==> flow/design.v <==
module s_box (
    input [3:0] i_sb, output [3:0] o_sb
);
    assign o_sb[0] = (!i_sb[3]&!i_sb[2]&i_sb[1]) | (!i_sb[2]&i_sb[1]&i_sb[0]) 
    | (!i_sb[3]&i_sb[2]&!i_sb[1]) | (i_sb[2]&!i_sb[1]&i_sb[0]) | 
    (i_sb[3]&!i_sb[2]&!i_sb[1]&!i_sb[0]) | (i_sb[3]&i_sb[2]&i_sb[1]&!i_sb[0]);
    assign o_sb[1] = (!i_sb[3]&!i_sb[2]&!i_sb[0]) | (!i_sb[3]&!i_sb[1]&!i_sb[0]) | (i_sb[2]&i_sb[1]&i_sb[0]) 
| (i_sb[3]&!i_sb[2]&i_sb[0]) | (i_sb[3]&i_sb[2]&i_sb[1]);
    assign o_sb[2] = (!i_sb[3]&!i_sb[2]&!i_sb[1]) | (!i_sb[2]&!i_sb[1]&!i_sb[0]) | (!i_sb[3]&i_sb[2]&!i_sb[0]) 
| (i_sb[3]&i_sb[1]&i_sb[0]) | (i_sb[3]&i_sb[2]&i_sb[0]);
    assign o_sb[3] = (!i_sb[3]&!i_sb[2]&!i_sb[0]) | (!i_sb[3]&i_sb[1]&!i_sb[0]) | (!i_sb[3]&i_sb[2]&i_sb[0]) 
| (i_sb[3]&!i_sb[1]&!i_sb[0]) | (i_sb[3]&!i_sb[2]&i_sb[1]&i_sb[0]);
endmodule
module block_shuffle (
    input [15:0] i_bs, output [15:0] o_bs
);
    assign o_bs = {i_bs[7:4], i_bs[3:0], i_bs[15:12], i_bs[11:8]};
endmodule
module round_permutation #(
    parameter [5:0] shift = 5'b0000,
    parameter [7:0] data_length = 8'd16
)(
    input [data_length - 1:0] i_rp,  output [data_length - 1:0] o_rp
); 
assign o_rp = (i_rp << shift) | (i_rp >> (data_length - shift));
endmodule
module key_scheduler (
    input clk, rst, input [4:0] round_counter, input [79:0] i_ks_oldkey, output [79:0] o_ks_newkey 
);
    wire [79:0] level_shift;
    wire [79:0] level_sbox;
    wire [4:0] xor_rc;
    round_permutation #(.shift(13), .data_length(80)) rp (.i_rp(i_ks_oldkey), .o_rp(level_shift));
    s_box sb(.i_sb(level_shift[3:0]), .o_sb(level_sbox[3:0]));
    assign level_sbox[79:4] = level_shift[79:4];
    assign xor_rc = level_sbox[63:59]^(round_counter -1);
    assign o_ks_newkey = {level_sbox[79:64], xor_rc, level_sbox[58:0]};
endmodule
module dec_s_box (
    input [3:0] i_sb, output reg [3:0] o_sb 
);
    always @(*) begin
        case(i_sb)
        4'h0: o_sb = 4'hA;
        4'h1: o_sb = 4'h3;
        4'h2: o_sb = 4'h9;
        4'h3: o_sb = 4'hE;
        4'h4: o_sb = 4'h1;
        4'h5: o_sb = 4'hD;
        4'h6: o_sb = 4'hF;
        4'h7: o_sb = 4'h4;
        4'h8: o_sb = 4'hC;
        4'h9: o_sb = 4'h5;
        4'hA: o_sb = 4'h7;
        4'hB: o_sb = 4'h2;
        4'hC: o_sb = 4'h6;
        4'hD: o_sb = 4'h8;
        4'hE: o_sb = 4'h0;
        4'hF: o_sb = 4'hB;
        endcase
    end
endmodule
module dec_block_shuffle (
    input [15:0] i_bs, output [15:0] o_bs
);
    block_shuffle bs (i_bs, o_bs);
endmodule
module dec_round_permutation #(
    parameter [5:0] shift = 5'b0000,
    parameter [7:0] data_length = 8'd16
)(
    input [data_length - 1:0] i_rp,  output [data_length - 1:0] o_rp
); 
    assign o_rp = (i_rp >> shift) | (i_rp << (data_length - shift));
endmodule
module dec_XOR_layer (
    input [63:0] i_xor, output [63:0] o_xor
);
    assign o_xor = {(i_xor[63:48]^i_xor[47:32]), (i_xor[47:32]^i_xor[31:16]^i_xor[15:0]),(i_xor[63:48]^i_xor[47:32]^i_xor[31:16]), (i_xor[31:16]^i_xor[15:0])};
endmodule
module dec_permutation_layer (
    input [63:0] i_pl, output [63:0] o_pl
);
    wire [63:0] rp2bs;
    wire [63:0] xor2rp;
    dec_XOR_layer xl(.i_xor(i_pl), .o_xor(xor2rp));
            dec_round_permutation #(.shift(1), .data_length(16)) rp0(.i_rp(xor2rp[(16*0 + 15):16*0]), .o_rp(rp2bs[15:0]));
            dec_round_permutation #(.shift(4), .data_length(16)) rp1(.i_rp(xor2rp[(16*1 + 15):16*1]), .o_rp(rp2bs[(16 + 15):16*1]));
            dec_round_permutation #(.shift(7), .data_length(16)) rp2(.i_rp(xor2rp[(16*2 + 15):16*2]), .o_rp(rp2bs[(16*2 + 15):16*2]));
            dec_round_permutation #(.shift(9), .data_length(16)) rp3(.i_rp(xor2rp[(16*3 + 15):16*3]), .o_rp(rp2bs[(16*3 + 15):16*3]));
    genvar i;
    generate
        for (i = 0; i < 4; i = i +1 ) begin
            dec_block_shuffle bs(.i_bs(rp2bs[(16*i + 15):16*i]), .o_bs(o_pl[(16*i + 15):16*i]));
        end
    endgenerate
endmodule
module dec_add_round_key (
    input [63:0] i_ark_cipher, input [63:0] i_ark_key,
    output [63:0] o_ark_msg
);
    wire [63:0] sb2xor;
    wire [63:0] pl2sb;
    dec_permutation_layer pl(.i_pl(i_ark_cipher), .o_pl(pl2sb));
    genvar j;
    generate    
    for(j=0; j < 16; j = j + 1) begin
            dec_s_box sb(.i_sb(pl2sb[(4*j + 3):4*j]), .o_sb(sb2xor[(4*j + 3):4*j]));
        end
    endgenerate
    assign o_ark_msg = i_ark_key ^ sb2xor;
endmodule
module dec_key_scheduler (
    input clk, rst, input [4:0] round_counter, input [79:0] i_ks_oldkey, output [79:0] o_ks_newkey 
);
    wire [79:0] level_shift;
    wire [79:0] level_sbox;
    wire [4:0] xor_rc;
    assign {level_sbox[79:64], xor_rc, level_sbox[58:0]} = i_ks_oldkey;
    assign level_sbox[63:59] = xor_rc ^(round_counter -1);
    assign level_shift[79:4] = level_sbox[79:4];
    dec_s_box sb(.i_sb(level_sbox[3:0]), .o_sb(level_shift[3:0]));
    dec_round_permutation #(.shift(13), .data_length(80)) rp (.i_rp(level_shift), .o_rp(o_ks_newkey));
endmodule
module boron_dec (
    input  clk, rst, start, input [63:0] plain_text, input [79:0] master_key,
    output reg done, output reg [63:0] cipher_text
);
    parameter IDLE = 3'b000, KEYGEN = 3'b011, ROUND = 3'b001;
    reg [2:0] reg_sm_main;
    reg [4:0] reg_round_counter;
    reg [63:0] reg_plaintext;
    wire [63:0] reg_nextplaintext;
    reg [79:0] reg_key;
    wire [79:0] reg_nextkey, dec_reg_nextkey;
    key_scheduler ks(.clk(clk), .rst(rst), .round_counter(reg_round_counter), .i_ks_oldkey(reg_key), .o_ks_newkey(reg_nextkey));
    dec_key_scheduler dks(.clk(clk), .rst(rst), .round_counter(reg_round_counter), .i_ks_oldkey(reg_key), .o_ks_newkey(dec_reg_nextkey));
    dec_add_round_key ark(.i_ark_cipher(reg_plaintext), .i_ark_key(dec_reg_nextkey[63:0]), .o_ark_msg(reg_nextplaintext));
    always @(posedge clk ) begin
        if(!rst) begin
            reg_sm_main <= IDLE;
            done <= 1'b0;
        end
        else begin
            done <= 1'b0;
            case (reg_sm_main)
                IDLE:  
                    if(start) begin
                        reg_plaintext <= plain_text;
                        reg_key <= master_key;
                        reg_sm_main <= KEYGEN;
                        reg_round_counter <= 5'd1;
                    end
                    else
                        reg_sm_main <= IDLE;
                KEYGEN:
                    if(reg_round_counter < 25) begin
                        reg_key <= reg_nextkey;
                        reg_round_counter <= reg_round_counter + 1;
                        reg_sm_main <= KEYGEN;
                    end else begin
                        reg_sm_main <= ROUND;
                        reg_plaintext <= (reg_nextkey[63:0] ^ reg_plaintext);
                        reg_key <= reg_nextkey;
                    end
                ROUND:
                    if(reg_round_counter > 1) begin
                        reg_plaintext <= reg_nextplaintext;
                        reg_key <= dec_reg_nextkey;
                        reg_round_counter <= reg_round_counter - 1;
                        reg_sm_main <= ROUND;
                    end
                    else begin
                        cipher_text <= reg_nextplaintext;
                        done <= 1'b1;
                        reg_sm_main <= IDLE;
                    end
                default:
                    reg_sm_main <= IDLE;
            endcase
        end
    end
endmodule
* From RTL to reports: boron_dec *
Tool output for the design above, in the order of the flow.
Lines are those of the file above, counted from 1.
Operators: Yosys type, input widths -> output width; for muxes data width and select width s.
Not given: --

inputs
  design top = boron_dec
  clock port = clk
  cell library = sky130hd
  corner = tt_025C_1v80

* Elaborated design *
Counts by Yosys on the flattened word-level netlist (proc, flatten, opt, wreduce; memories kept). Print and check cells are left out. Cells with the same type and inputs are merged into one.
Yosys's memory passes give these memory sizes; they may raise the number of words (mostly to a power of two), join words into wider ones and drop unused or constant bits.

bit counts
  flip-flop bits (word level) = 217
  memory bits (read-only) = 1088
  word width x clocked read ports = 4
  memories = 17
  input bits = 147
  output and inout bits = 65
  cells after elaboration = 128

memory list
  memory            words  width  read ports  wr ports  line  source
  (name not given)  16     4      1           0         43    case(i_sb)
  (name not given)  16     4      1           0         43
  (name not given)  16     4      1           0         43
  (name not given)  16     4      1           0         43
  (name not given)  16     4      1           0         43
  (name not given)  16     4      1           0         43

Further memories, not shown: 11.

operators by class
  $add $sub $neg = 2
  $lt $le $gt $ge = 2
  equality and inequality tests = 6
  multiplexer cells = 17
  bitwise gates (word level) = 67
  reduce/logical cells = 11

operators by type and width
  kind                 number
  $pmux 80 s3          1
  $pmux 64 s3          1
  $mux 64              3
  $mux 80              2
  $xor 64x64->64       2
  $xor 16x16->16       5
  $or 67x80->80        1
  $or 80x13->80        1
  $and 1x1->1          34
  $or 1x1->1           17
  $or 12x16->16        1
  $or 15x16->16        1
  $or 7x16->16         1
  $or 9x16->16         1
  $pmux 5 s3           1
  $mux 5               3
  $xor 5x5->5          2
  $reduce_and 5->1     2
  $pmux 3 s3           1
  $ne 2x2->1 const B   4
  $add 5x1->5 const B  1
  $sub 5x1->5 const B  1
  $gt 5x1->1 const B   1
  $lt 5x5->1 const B   1
  $logic_not 1->1      4
  $reduce_and 4->1     1
  $mux 4               1
  $mux 2               2

Other operator kinds: 8; their cells: 9.

* Depth *
Longest topological path by Yosys (ltp), each cell counted once; first at word level (registers and memories cut), then after technology mapping (sequential cells cut; the memories' decode and read muxes count).

logic depth
  word-level depth = 12
  ABC_AREA = 1
  depth in mapped cells = 16
  gate-level depth less buffers = 16

* Netlist *
Yosys stat after the flow's synthesis: flattened, memories mapped to cells. It holds for the ABC_AREA given above (unset counts as 0); a run with the other value may have another netlist.

cell types
  cell type                  number  area in all (µm²)
  sky130_fd_sc_hd__edfxtp_1  213     6.4E+03
  sky130_fd_sc_hd__nand2_1   727     2.73E+03
  sky130_fd_sc_hd__ha_1      122     1.53E+03
  sky130_fd_sc_hd__nand3_1   210     1.05E+03
  sky130_fd_sc_hd__inv_1     262     983.443
  sky130_fd_sc_hd__o21ai_0   142     710.682
  sky130_fd_sc_hd__a22oi_1   73      548.026
  sky130_fd_sc_hd__xor2_1    62      543.021
  sky130_fd_sc_hd__a21oi_1   57      285.274
  sky130_fd_sc_hd__o211ai_1  32      240.23
  sky130_fd_sc_hd__and2_1    36      225.216
  sky130_fd_sc_hd__dfxtp_1   8       160.154
  sky130_fd_sc_hd__buf_2     15      75.072
  sky130_fd_sc_hd__clkbuf_1  20      75.072
  sky130_fd_sc_hd__xnor2_1   8       70.067
  sky130_fd_sc_hd__buf_1     17      63.811
  sky130_fd_sc_hd__nor2_1    17      63.811
  sky130_fd_sc_hd__nand2_2   10      62.56

Other cell types: 24; their cells: 46.

synthesis totals
  mapped cells = 2077
  synthesis area = 0.0161367 mm²
  area of sequential cells = 0.0065563 mm²
  flip-flops = 221
  buffer cells = 55

* Path before layout *
OpenSTA on the mapped netlist: ideal clock, no wires. The path of least setup slack (recovery checks aside). Input and output delay are each 20% of the period. Register names are those of the netlist, which keeps one name where synthesis merged equal registers.

timing after synthesis
  kind = input to register
  start = input start
  end = register reg_plaintext[0]
  period = 5.0 ns
  external input delay = 1.000 ns
  library setup time = 0.486 ns
  launch time at the first pin = 1.000 ns
  arrival time = 4.086 ns
  required time = 4.514 ns
  setup slack = 0.428 ns
  delay of the path = 3.572 ns
  stages on the path = 6
  buffers on the path = 0
  synthesis period reached = 4.572 ns

"delay of the path" = arrival - input delay + setup time.
"stages on the path": output pins that drive a net of the path, with the launching flip-flop's if there is one; two outputs of one cell count as two.
"synthesis period reached" = period - worst setup slack (recovery checks aside). The figure is calculated, with input and output delays left at 20% of the set period.
Between the ends stands the longest chain of elaborated cells between them, by number of cells; it is not shown to be the way that was timed. Of several equally long chains one is given.
Each line given opens the expression or statement behind the cell; cells for indexed reads and writes are added by Yosys, which also makes memories of some case tables.
At most two assigning lines are given for a register; there are more.
The path ends at the enable pin of a flip-flop; only ways to that pin are counted.

between the ends, after synthesis
  cell sequence = sky130_fd_sc_hd__inv_1 > sky130_fd_sc_hd__nand2_1 > sky130_fd_sc_hd__nand2_1 > sky130_fd_sc_hd__nor2_4 > sky130_fd_sc_hd__nand2_4 > sky130_fd_sc_hd__nor2_1
  cells in the longest elaborated chain = 2
  elaborated cells on any way between the ends = 2
  source lines of those cells = 0
  classes of those cells = 1 x eq/ne; 1 x reduce/logical

ends and longest elaborated chain, after synthesis
  element           line  source
  start, declared   126   input  clk, rst, start, input [63:0] plain_text, input [79:0] master_key,
  $ne 2x2->1        --
  $reduce_and 5->1  --
  end, assigned     149   reg_plaintext <= plain_text;
  end, assigned     163   reg_plaintext <= (reg_nextkey[63:0] ^ reg_plaintext);
  end, declared     132   reg [63:0] reg_plaintext;

* Path in the finished layout *
From the final timing report of job 1: the path of least setup slack in the routed layout; clock arrival at registers is part of the times.

timing post-layout
  kind = register to register
  start = register reg_round_counter[1]
  end = register (no name shown)
  period = 3.71 ns
  library setup time = 0.10 ns
  launch time at the first pin = 0.57 ns
  arrival time = 3.67 ns
  required time = 4.16 ns
  setup slack = 0.49 ns
  stages on the path = 15
  buffers on the path = 0

Between the ends stands the longest chain of elaborated cells between them, by number of cells; it is not shown to be the way that was timed. Of several equally long chains one is given.
At most two assigning lines are given for a register; there are more.

between the ends, post-layout
  cell sequence = sky130_fd_sc_hd__edfxtp_1 > sky130_fd_sc_hd__inv_1 > sky130_fd_sc_hd__ha_1 > sky130_fd_sc_hd__o21bai_1 > sky130_fd_sc_hd__nand3_2 > sky130_fd_sc_hd__nand2_4 > sky130_fd_sc_hd__inv_6 > sky130_fd_sc_hd__nand2_1 > sky130_fd_sc_hd__nand2_1 > sky130_fd_sc_hd__inv_1 > sky130_fd_sc_hd__ha_1 > sky130_fd_sc_hd__nand3_1 > sky130_fd_sc_hd__nand2_1 > sky130_fd_sc_hd__nand2_1 > sky130_fd_sc_hd__nand2_1
  cells in the longest elaborated chain = 4
  elaborated cells on any way between the ends = 6
  source lines of those cells = 2
  classes of those cells = 1 x compare; 1 x eq/ne; 3 x mux; 1 x reduce/logical

ends and longest elaborated chain, post-layout
  element          line  source
  start, declared  131   reg [4:0] reg_round_counter;
  start, assigned  159   reg_round_counter <= reg_round_counter + 1;
  start, assigned  170   reg_round_counter <= reg_round_counter - 1;
  $gt 5x1->1       167   if(reg_round_counter > 1) begin
  $mux 80          167
  $pmux 80 s3      146   case (reg_sm_main)
  $mux 4           --

## Implementation results

Design boron_dec on sky130hd. What follows are 3 stored runs of the flow, each under its own settings; their order means nothing. The constraints put input and output delay at 20% of the set period each and load the outputs with 0.01 pF.
By "time of the worst setup path" is meant the share of the clock period that the worst setup path is allowed (20% is reserved at inputs, 20% at outputs), minus its slack. Clock arrival times at its registers enter into it.
"total design power" rests on the timing tool's default activity at the inputs, not on a simulated workload.
A setting shown as -- is not set for that run.

name                                   job 1                 job 2                 job 3
ABC_AREA                               1                     0                     1
CAP_MARGIN                             10                    20                    20
CELL_PAD_IN_SITES_DETAIL_PLACEMENT     1                     2                     --
CORE_MARGIN                            2                     2                     2
CORE_UTILIZATION                       41                    40                    40
CTS_CLUSTER_SIZE                       14                    52                    --
GPL_ROUTABILITY_DRIVEN                 1                     0                     --
GPL_TIMING_DRIVEN                      0                     0                     0
HOLD_SLACK_MARGIN                      0.08                  --                    --
MAX_ROUTING_LAYER                      met5                  --                    --
PLACE_DENSITY_LB_ADDON                 0.25                  --                    --
SLEW_MARGIN                            25                    0                     20
TNS_END_PERCENT                        20                    --                    --
period_ns                              3.71                  3.67                  5.0
CELL_PAD_IN_SITES_GLOBAL_PLACEMENT     --                    2                     --
CTS_CLUSTER_DIAMETER                   --                    224                   --
SETUP_SLACK_MARGIN                     --                    0.86                  --
Yosys chip area after synthesis (mm²)  0.0161367             0.0147579             0.0161367
die outline area (mm²)                 0.0409617             0.0384474             0.0419635
utilization after layout (%)           51.6                  53.0                  50.0
lowest setup slack (ns)                0.491                 0.774                 1.703
summed negative setup slack (ns)       0.000                 0.000                 0.000
total design power (mW)                8.751                 8.120                 6.107
time of the worst setup path (ns)      3.22                  2.90                  2.30
worst setup path kind                  register to register  register to register  input to register
